==> flow/design.v <==
module s_box (
    input [3:0] i_sb, output [3:0] o_sb
);
    assign o_sb[0] = (!i_sb[3]&!i_sb[2]&i_sb[1]) | (!i_sb[2]&i_sb[1]&i_sb[0]) 
    | (!i_sb[3]&i_sb[2]&!i_sb[1]) | (i_sb[2]&!i_sb[1]&i_sb[0]) | 
    (i_sb[3]&!i_sb[2]&!i_sb[1]&!i_sb[0]) | (i_sb[3]&i_sb[2]&i_sb[1]&!i_sb[0]);
    assign o_sb[1] = (!i_sb[3]&!i_sb[2]&!i_sb[0]) | (!i_sb[3]&!i_sb[1]&!i_sb[0]) | (i_sb[2]&i_sb[1]&i_sb[0]) 
| (i_sb[3]&!i_sb[2]&i_sb[0]) | (i_sb[3]&i_sb[2]&i_sb[1]);
    assign o_sb[2] = (!i_sb[3]&!i_sb[2]&!i_sb[1]) | (!i_sb[2]&!i_sb[1]&!i_sb[0]) | (!i_sb[3]&i_sb[2]&!i_sb[0]) 
| (i_sb[3]&i_sb[1]&i_sb[0]) | (i_sb[3]&i_sb[2]&i_sb[0]);
    assign o_sb[3] = (!i_sb[3]&!i_sb[2]&!i_sb[0]) | (!i_sb[3]&i_sb[1]&!i_sb[0]) | (!i_sb[3]&i_sb[2]&i_sb[0]) 
| (i_sb[3]&!i_sb[1]&!i_sb[0]) | (i_sb[3]&!i_sb[2]&i_sb[1]&i_sb[0]);
endmodule
module block_shuffle (
    input [15:0] i_bs, output [15:0] o_bs
);
    assign o_bs = {i_bs[7:4], i_bs[3:0], i_bs[15:12], i_bs[11:8]};
endmodule
module round_permutation #(
    parameter [5:0] shift = 5'b0000,
    parameter [7:0] data_length = 8'd16
)(
    input [data_length - 1:0] i_rp,  output [data_length - 1:0] o_rp
); 
assign o_rp = (i_rp << shift) | (i_rp >> (data_length - shift));
endmodule
module key_scheduler (
    input clk, rst, input [4:0] round_counter, input [79:0] i_ks_oldkey, output [79:0] o_ks_newkey 
);
    wire [79:0] level_shift;
    wire [79:0] level_sbox;
    wire [4:0] xor_rc;
    round_permutation #(.shift(13), .data_length(80)) rp (.i_rp(i_ks_oldkey), .o_rp(level_shift));
    s_box sb(.i_sb(level_shift[3:0]), .o_sb(level_sbox[3:0]));
    assign level_sbox[79:4] = level_shift[79:4];
    assign xor_rc = level_sbox[63:59]^(round_counter -1);
    assign o_ks_newkey = {level_sbox[79:64], xor_rc, level_sbox[58:0]};
endmodule
module dec_s_box (
    input [3:0] i_sb, output reg [3:0] o_sb 
);
    always @(*) begin
        case(i_sb)
        4'h0: o_sb = 4'hA;
        4'h1: o_sb = 4'h3;
        4'h2: o_sb = 4'h9;
        4'h3: o_sb = 4'hE;
        4'h4: o_sb = 4'h1;
        4'h5: o_sb = 4'hD;
        4'h6: o_sb = 4'hF;
        4'h7: o_sb = 4'h4;
        4'h8: o_sb = 4'hC;
        4'h9: o_sb = 4'h5;
        4'hA: o_sb = 4'h7;
        4'hB: o_sb = 4'h2;
        4'hC: o_sb = 4'h6;
        4'hD: o_sb = 4'h8;
        4'hE: o_sb = 4'h0;
        4'hF: o_sb = 4'hB;
        endcase
    end
endmodule
module dec_block_shuffle (
    input [15:0] i_bs, output [15:0] o_bs
);
    block_shuffle bs (i_bs, o_bs);
endmodule
module dec_round_permutation #(
    parameter [5:0] shift = 5'b0000,
    parameter [7:0] data_length = 8'd16
)(
    input [data_length - 1:0] i_rp,  output [data_length - 1:0] o_rp
); 
    assign o_rp = (i_rp >> shift) | (i_rp << (data_length - shift));
endmodule
module dec_XOR_layer (
    input [63:0] i_xor, output [63:0] o_xor
);
    assign o_xor = {(i_xor[63:48]^i_xor[47:32]), (i_xor[47:32]^i_xor[31:16]^i_xor[15:0]),(i_xor[63:48]^i_xor[47:32]^i_xor[31:16]), (i_xor[31:16]^i_xor[15:0])};
endmodule
module dec_permutation_layer (
    input [63:0] i_pl, output [63:0] o_pl
);
    wire [63:0] rp2bs;
    wire [63:0] xor2rp;
    dec_XOR_layer xl(.i_xor(i_pl), .o_xor(xor2rp));
            dec_round_permutation #(.shift(1), .data_length(16)) rp0(.i_rp(xor2rp[(16*0 + 15):16*0]), .o_rp(rp2bs[15:0]));
            dec_round_permutation #(.shift(4), .data_length(16)) rp1(.i_rp(xor2rp[(16*1 + 15):16*1]), .o_rp(rp2bs[(16 + 15):16*1]));
            dec_round_permutation #(.shift(7), .data_length(16)) rp2(.i_rp(xor2rp[(16*2 + 15):16*2]), .o_rp(rp2bs[(16*2 + 15):16*2]));
            dec_round_permutation #(.shift(9), .data_length(16)) rp3(.i_rp(xor2rp[(16*3 + 15):16*3]), .o_rp(rp2bs[(16*3 + 15):16*3]));
    genvar i;
    generate
        for (i = 0; i < 4; i = i +1 ) begin
            dec_block_shuffle bs(.i_bs(rp2bs[(16*i + 15):16*i]), .o_bs(o_pl[(16*i + 15):16*i]));
        end
    endgenerate
endmodule
module dec_add_round_key (
    input [63:0] i_ark_cipher, input [63:0] i_ark_key,
    output [63:0] o_ark_msg
);
    wire [63:0] sb2xor;
    wire [63:0] pl2sb;
    dec_permutation_layer pl(.i_pl(i_ark_cipher), .o_pl(pl2sb));
    genvar j;
    generate    
    for(j=0; j < 16; j = j + 1) begin
            dec_s_box sb(.i_sb(pl2sb[(4*j + 3):4*j]), .o_sb(sb2xor[(4*j + 3):4*j]));
        end
    endgenerate
    assign o_ark_msg = i_ark_key ^ sb2xor;
endmodule
module dec_key_scheduler (
    input clk, rst, input [4:0] round_counter, input [79:0] i_ks_oldkey, output [79:0] o_ks_newkey 
);
    wire [79:0] level_shift;
    wire [79:0] level_sbox;
    wire [4:0] xor_rc;
    assign {level_sbox[79:64], xor_rc, level_sbox[58:0]} = i_ks_oldkey;
    assign level_sbox[63:59] = xor_rc ^(round_counter -1);
    assign level_shift[79:4] = level_sbox[79:4];
    dec_s_box sb(.i_sb(level_sbox[3:0]), .o_sb(level_shift[3:0]));
    dec_round_permutation #(.shift(13), .data_length(80)) rp (.i_rp(level_shift), .o_rp(o_ks_newkey));
endmodule
module boron_dec (
    input  clk, rst, start, input [63:0] plain_text, input [79:0] master_key,
    output reg done, output reg [63:0] cipher_text
);
    parameter IDLE = 3'b000, KEYGEN = 3'b011, ROUND = 3'b001;
    reg [2:0] reg_sm_main;
    reg [4:0] reg_round_counter;
    reg [63:0] reg_plaintext;
    wire [63:0] reg_nextplaintext;
    reg [79:0] reg_key;
    wire [79:0] reg_nextkey, dec_reg_nextkey;
    key_scheduler ks(.clk(clk), .rst(rst), .round_counter(reg_round_counter), .i_ks_oldkey(reg_key), .o_ks_newkey(reg_nextkey));
    dec_key_scheduler dks(.clk(clk), .rst(rst), .round_counter(reg_round_counter), .i_ks_oldkey(reg_key), .o_ks_newkey(dec_reg_nextkey));
    dec_add_round_key ark(.i_ark_cipher(reg_plaintext), .i_ark_key(dec_reg_nextkey[63:0]), .o_ark_msg(reg_nextplaintext));
    always @(posedge clk ) begin
        if(!rst) begin
            reg_sm_main <= IDLE;
            done <= 1'b0;
        end
        else begin
            done <= 1'b0;
            case (reg_sm_main)
                IDLE:  
                    if(start) begin
                        reg_plaintext <= plain_text;
                        reg_key <= master_key;
                        reg_sm_main <= KEYGEN;
                        reg_round_counter <= 5'd1;
                    end
                    else
                        reg_sm_main <= IDLE;
                KEYGEN:
                    if(reg_round_counter < 25) begin
                        reg_key <= reg_nextkey;
                        reg_round_counter <= reg_round_counter + 1;
                        reg_sm_main <= KEYGEN;
                    end else begin
                        reg_sm_main <= ROUND;
                        reg_plaintext <= (reg_nextkey[63:0] ^ reg_plaintext);
                        reg_key <= reg_nextkey;
                    end
                ROUND:
                    if(reg_round_counter > 1) begin
                        reg_plaintext <= reg_nextplaintext;
                        reg_key <= dec_reg_nextkey;
                        reg_round_counter <= reg_round_counter - 1;
                        reg_sm_main <= ROUND;
                    end
                    else begin
                        cipher_text <= reg_nextplaintext;
                        done <= 1'b1;
                        reg_sm_main <= IDLE;
                    end
                default:
                    reg_sm_main <= IDLE;
            endcase
        end
    end
endmodule
; ---- Step by step through the tools: boron_dec
; Each step is given for the RTL above and for the edited RTL.
; "orig" refers to lines of the RTL above, "edited" to lines of the edited file.
; "diff": "edited" minus "orig" as printed here.
; Library cell names are shortened.
; The mark -- stands for no value.
[setup]
top_module = boron_dec
clock = clk
lib = sky130hd
lib_corner = tt_025C_1v80

; ---- Edit of the RTL
; Unified diff, file above to edited file.
; This change comes from a script, not from a designer. The edited design behaves differently; no optimisation was intended.
; begin of diff
@@ -132,5 +132,5 @@
     reg [63:0] reg_plaintext;
     wire [63:0] reg_nextplaintext;
-    reg [79:0] reg_key;
+    reg [78:0] reg_key;
     wire [79:0] reg_nextkey, dec_reg_nextkey;
     key_scheduler ks(.clk(clk), .rst(rst), .round_counter(reg_round_counter), .i_ks_oldkey(reg_key), .o_ks_newkey(reg_nextkey));
; end of diff

; ---- Word-level counts
; Yosys after proc, flatten, opt, wreduce and memory -nomap, before mapping. Print and check cells are not counted. Equal cells are merged and count once.
; Memory sizes are those after Yosys's memory passes, which may raise the word count (mostly to a power of two), join words into wider ones and drop unused or constant bits.
[bits]
columns = element, orig, edited, diff
row1 = ff_bits, 217, 216, -1
row2 = latchBits, 0, 0, 0
row3 = ramBits, 0, 0, 0
row4 = mem_bits_ro, 1088, 1088, 0
row5 = clocked_rd_ports_x_width, 4, 4, 0
row6 = mem_count, 17, 17, 0
row7 = inputBits, 147, 147, 0
row8 = word_cells, 128, 128, 0
[op_classes]
columns = element, orig, edited, diff
row1 = addsub, 2, 2, 0
row2 = mul, 0, 0, 0
row3 = n_div, 0, 0, 0
row4 = n_cmp, 2, 2, 0
row5 = equal, 6, 6, 0
row6 = shifts, 0, 0, 0
row7 = mux, 17, 17, 0
row8 = n_logic, 67, 67, 0
row9 = reduce_logical, 11, 11, 0
[memory_table]
columns = element, orig, edited
row1 = memory_list, 16x4 r1 w0; 16x4 r1 w0; 16x4 r1 w0; 16x4 r1 w0; 16x4 r1 w0; 16x4 r1 w0; [+11], 16x4 r1 w0; 16x4 r1 w0; 16x4 r1 w0; 16x4 r1 w0; 16x4 r1 w0; 16x4 r1 w0; [+11]
; The mark [+n] counts cells that are not listed.
[ops]
columns = op, orig, edited, diff
row1 = 80-bit two-way mux, 2, 0, -2
row2 = 79-bit two-way mux, 0, 2, 2
row3 = 67-bit by 80-bit OR with 80-bit output, 1, 0, -1
row4 = 80-bit by 13-bit OR with 80-bit output, 1, 0, -1
row5 = 80-bit case mux with 3-bit select, 1, 0, -1
row6 = 66-bit by 79-bit OR with 79-bit output, 0, 1, 1
row7 = 79-bit by 12-bit OR with 79-bit output, 0, 1, 1
row8 = 79-bit case mux with 3-bit select, 0, 1, 1
; Unchanged operator kinds not shown: 32.

; ---- Longest topological paths
; Longest topological path by Yosys (ltp), each cell counted once; first at word level (registers and memories cut), then after technology mapping (sequential cells cut; the memories' decode and read muxes count).
[depth]
columns = element, orig, edited, diff
row1 = depth_word, 12, 12, 0
row2 = abc_area, 0, 0, --
row3 = mapped_depth, 13, 14, 1
row4 = depth_no_buf, 13, 14, 1

; ---- Netlist
; Yosys stat after the flow's synthesis: flattened, memories mapped to cells. It holds for the ABC_AREA given above (unset counts as 0); a run with the other value may have another netlist.
[types]
columns = type, orig, edited, diff
row1 = a211oi_1, 14, 3, -11
row2 = xor2_1, 43, 53, 10
row3 = mux2i_1, 18, 28, 10
row4 = mux4_1, 3, 13, 10
row5 = xnor2_2, 15, 6, -9
row6 = nor2_1, 76, 68, -8
row7 = mux4_2, 40, 33, -7
row8 = inv_1, 99, 105, 6
row9 = a22o_1, 0, 6, 6
row10 = a22oi_1, 86, 81, -5
row11 = a21oi_1, 17, 12, -5
row12 = o21ai_0, 24, 28, 4
row13 = buf_1, 4, 8, 4
row14 = xor3_1, 2, 6, 4
row15 = a221o_1, 57, 54, -3
row16 = buf_2, 6, 3, -3
row17 = nor3_1, 4, 1, -3
row18 = xnor3_1, 3, 0, -3
; Unchanged cell types not shown: 9.
; Not every row of either side is listed.
[mapped]
columns = element, orig, edited, diff
row1 = mapped_cells, 1266, 1261, -5
row2 = synth_area_mm2, 0.0147579, 0.0147341, -0.0000238
row3 = flip_flops, 221, 220, -1
row4 = buf_cells, 58, 60, 2
; The figures by module come from a second, unflattened synthesis with its own total; it is not the netlist above.
[hier_totals]
columns = element, orig, edited, diff
row1 = cells_unflattened, 1563, 1560, -3
row2 = area_unflattened_mm2, 0.017488, 0.0174542, -0.0000338
; Each row is one instance without its submodules.
[by_module_orig]
columns = module, instances, cells, area_mm2
row1 = boron_dec, 1, 744, 0.0095854
row2 = dec_s_box, 17, 21, 0.0002227
row3 = dec_XOR_layer, 1, 64, 0.0010448
row4 = dec_round_permutation, 1, 80, 0.0006006
row5 = round_permutation, 1, 80, 0.0006006
row6 = dec_add_round_key, 1, 64, 0.0005605
row7 = block_shuffle, 4, 16, 0.0001201
row8 = s_box, 1, 20, 0.0001239
row9 = dec_round_permutation, 1, 16, 0.0001201
row10 = dec_round_permutation, 1, 16, 0.0001201
row11 = dec_round_permutation, 1, 16, 0.0001201
row12 = dec_round_permutation, 1, 16, 0.0001201
row13 = dec_key_scheduler, 1, 13, 0.0001126
row14 = key_scheduler, 1, 13, 0.0001126
; orig: Modules not listed: 2.
[by_module_edited]
columns = module, instances, cells, area_mm2
row1 = boron_dec, 1, 741, 0.0095517
row2 = dec_s_box, 17, 21, 0.0002227
row3 = dec_XOR_layer, 1, 64, 0.0010448
row4 = dec_round_permutation, 1, 80, 0.0006006
row5 = round_permutation, 1, 80, 0.0006006
row6 = dec_add_round_key, 1, 64, 0.0005605
row7 = block_shuffle, 4, 16, 0.0001201
row8 = s_box, 1, 20, 0.0001239
row9 = dec_round_permutation, 1, 16, 0.0001201
row10 = dec_round_permutation, 1, 16, 0.0001201
row11 = dec_round_permutation, 1, 16, 0.0001201
row12 = dec_round_permutation, 1, 16, 0.0001201
row13 = dec_key_scheduler, 1, 13, 0.0001126
row14 = key_scheduler, 1, 13, 0.0001126
; edited: Modules not listed: 2.

; ---- Path before layout
; OpenSTA on the mapped netlist: ideal clock, no wires. The path of least setup slack (recovery checks aside). Input and output delay are each 20% of the period. Register names are those of the netlist, which keeps one name where synthesis merged equal registers.
[synth_path]
columns = element, orig, edited, diff
row1 = path_kind, in2reg, in2reg, --
row2 = start, input port rst, input port rst, --
row3 = end, register cipher_text[0], register reg_plaintext[0], --
row4 = clock_period_ps, 5000, 5000, 0
row5 = setup_ps, 565, 505, -60
row6 = launch_ps, 1000, 1000, 0
row7 = arrival_ps, 5455, 4594, -861
row8 = setup_slack_ps, -1021, -98, 923
row9 = path_delay_ps, 5020, 4099, -921
row10 = driving_pins, 2, 4, 2
row11 = n_path_buf, 0, 0, 0
row12 = synth_period_reached_ps, 6021, 5098, -923
; "path_delay_ps" is the arrival time less input delay plus setup time.
; "driving_pins" counts driving pins, that of a launching flip-flop among them; a cell with two outputs on the path counts twice.
; "synth_period_reached_ps" is the clock period less the worst setup slack; recovery checks do not enter. This is arithmetic on one report: input and output delays are still those of the set period (20% each).
; The rows between start and end are the longest chain of elaborated cells between them; the timing report does not say that the signal goes this way. Where chains are equally long, one stands for them.
; A line is the first line of the expression or statement that the cell stems from. Yosys adds cells for indexed reads and writes and turns some case tables into memories.
; A register here has more assigning lines than the two given.
[synth_between_orig]
path_cell_list = inv_1 nor3_1
elab_chain_cells = 1
[synth_lines_orig]
columns = element, line
row1 = "start, declared", 126  ; input  clk, rst, start, input [63:0] plain_text, input [79:0] master_key,
row2 = 3-bit AND reduction, --
row3 = "end, assigned", 174  ; cipher_text <= reg_nextplaintext;
row4 = "end, declared", 127  ; output reg done, output reg [63:0] cipher_text
[synth_between_edited]
path_cell_list = inv_1 a21oi_1 o311ai_2 a21oi_1
elab_chain_cells = 1
[synth_lines_edited]
columns = element, line
row1 = "start, declared", 126  ; input  clk, rst, start, input [63:0] plain_text, input [79:0] master_key,
row2 = 5-bit AND reduction, --
row3 = "end, assigned", 149  ; reg_plaintext <= plain_text;
row4 = "end, assigned", 163  ; reg_plaintext <= (reg_nextkey[63:0] ^ reg_plaintext);
row5 = "end, declared", 132  ; reg [63:0] reg_plaintext;

; ---- Timing after layout
; From the final timing report of the runs of pair A: the path of least setup slack in the routed layout; clock arrival at registers is part of the times.
; The report prints the path's times to 10 ps; the period is as set.
[layout_path]
columns = element, orig, edited, diff
row1 = path_kind, reg2reg, reg2reg, --
row2 = start, register reg_plaintext[12], register reg_plaintext[28], --
row3 = end, register reg_plaintext[45], register reg_plaintext[45], --
row4 = clock_period_ps, 5000, 5000, 0
row5 = setup_ps, 250, 250, 0
row6 = launch_ps, 540, 520, -20
row7 = arrival_ps, 3590, 3690, 100
row8 = setup_slack_ps, 1680, 1580, -100
row9 = driving_pins, 8, 8, 0
row10 = n_path_buf, 0, 0, 0
; The rows between start and end are the longest chain of elaborated cells between them; the timing report does not say that the signal goes this way. Where chains are equally long, one stands for them.
; The chain passes a memory read, where the word-level depth is cut; so it can be longer than that depth.
; A register here has more assigning lines than the two given.
[layout_between_orig]
path_cell_list = edfxtp_1 xnor2_1 xor2_1 inv_1 ha_1 mux4_2 xnor2_1 a221o_1
elab_chain_cells = 6
[layout_lines_orig]
columns = element, line
row1 = "start, declared", 132  ; reg [63:0] reg_plaintext;
row2 = "start, assigned", 149  ; reg_plaintext <= plain_text;
row3 = "start, assigned", 163  ; reg_plaintext <= (reg_nextkey[63:0] ^ reg_plaintext);
row4 = 16-bit XOR, 79  ; assign o_xor = {(i_xor[63:48]^i_xor[47:32]), (i_xor[47:32]^i_xor[31:16]^i_xor[15:0]),(i_xor[63:48]^i_xor[47:32 ...
row5 = 9-bit by 16-bit OR with 16-bit output, 74  ; assign o_rp = (i_rp >> shift) | (i_rp << (data_length - shift));
row6 = memory read 16 x 4 bit, 43  ; case(i_sb)
row7 = 64-bit XOR, 111  ; assign o_ark_msg = i_ark_key ^ sb2xor;
row8 = 64-bit two-way mux, 167  ; if(reg_round_counter > 1) begin
row9 = 64-bit case mux with 3-bit select, 146  ; case (reg_sm_main)
row10 = "end, assigned", 149
row11 = "end, assigned", 163
row12 = "end, declared", 132
; Some nets on the timed path still bear RTL names; the line given drives or declares the net.
[layout_nets_orig]
columns = net, line
row1 = ark.o_ark_msg[45], 111
[layout_between_edited]
path_cell_list = edfxtp_1 xnor2_1 xor2_1 inv_1 ha_1 mux4_1 xnor2_1 a221o_1
elab_chain_cells = 7
[layout_lines_edited]
columns = element, line
row1 = "start, declared", 132  ; reg [63:0] reg_plaintext;
row2 = "start, assigned", 149  ; reg_plaintext <= plain_text;
row3 = "start, assigned", 163  ; reg_plaintext <= (reg_nextkey[63:0] ^ reg_plaintext);
row4 = 16-bit XOR (2 in a row), 79  ; assign o_xor = {(i_xor[63:48]^i_xor[47:32]), (i_xor[47:32]^i_xor[31:16]^i_xor[15:0]),(i_xor[63:48]^i_xor[47:32 ...
row5 = 9-bit by 16-bit OR with 16-bit output, 74  ; assign o_rp = (i_rp >> shift) | (i_rp << (data_length - shift));
row6 = memory read 16 x 4 bit, 43  ; case(i_sb)
row7 = 64-bit XOR, 111  ; assign o_ark_msg = i_ark_key ^ sb2xor;
row8 = 64-bit two-way mux, 167  ; if(reg_round_counter > 1) begin
row9 = 64-bit case mux with 3-bit select, 146  ; case (reg_sm_main)
row10 = "end, assigned", 149
row11 = "end, assigned", 163
row12 = "end, declared", 132
[layout_nets_edited]
columns = net, line
row1 = ark.o_ark_msg[45], 111

; ---- Layout results
; Runs of the flow (Yosys, OpenROAD) on both versions; the two runs of a pair have the same settings. The constraints put input and output delay at 20% of the set period each and load the outputs with 0.01 pF.
[settings_pair_A]
CORE_UTILIZATION = 40
period_ns = 5.0
CAP_MARGIN = 20
CORE_MARGIN = 2
SLEW_MARGIN = 20
[results_pair_A]
columns = element, orig, edited, diff
row1 = post_synth_area_mm2, 0.0147579, 0.0147341, -0.0000238
row2 = die_mm2, 0.0384474, 0.0383866, -0.0000608
row3 = finish.stdcell_area_mm2, 0.018255, 0.0180836, -0.0001714
row4 = timing.setup.ws_ps, 1685, 1585, -100
row5 = final_setup_tns_ps, 0, 0, 0
row6 = ws_hold_ps, 517, 553, 36
row7 = totalPower_uw, 6371, 6157, -214
row8 = timing.achieved_period_ps, 3315, 3415, 100
[settings_pair_B]
ABC_AREA = 1
CAP_MARGIN = 40
CELL_PAD_IN_SITES_DETAIL_PLACEMENT = 0
CELL_PAD_IN_SITES_GLOBAL_PLACEMENT = 0
CORE_ASPECT_RATIO = 0.75
CORE_UTILIZATION = 45
CTS_CLUSTER_SIZE = 68
MIN_ROUTING_LAYER = met1
PLACE_DENSITY_LB_ADDON = 0.1
SLEW_MARGIN = 25
TNS_END_PERCENT = 65
period_ns = 2.56
CORE_MARGIN = 2
[results_pair_B]
columns = element, orig, edited, diff
row1 = post_synth_area_mm2, 0.0161367, 0.0162256, 0.0000889
row2 = die_mm2, 0.0374058, 0.037607, 0.0002012
row3 = finish.stdcell_area_mm2, 0.0201443, 0.0199904, -0.0001539
row4 = timing.setup.ws_ps, 100, 159, 59
row5 = final_setup_tns_ps, 0, 0, 0
row6 = ws_hold_ps, 556, 540, -16
row7 = totalPower_uw, 11998, 11669, -329
row8 = timing.achieved_period_ps, 2460, 2401, -59
; By "timing.achieved_period_ps" is meant the clock period of the run minus its worst setup slack. This is arithmetic on one report: input and output delays are still those of the set period (20% each).
; By "totalPower_uw" is meant OpenSTA's value without simulated activity: inputs other than the clock are taken to toggle once in ten clock periods, and the tool carries that through the logic.
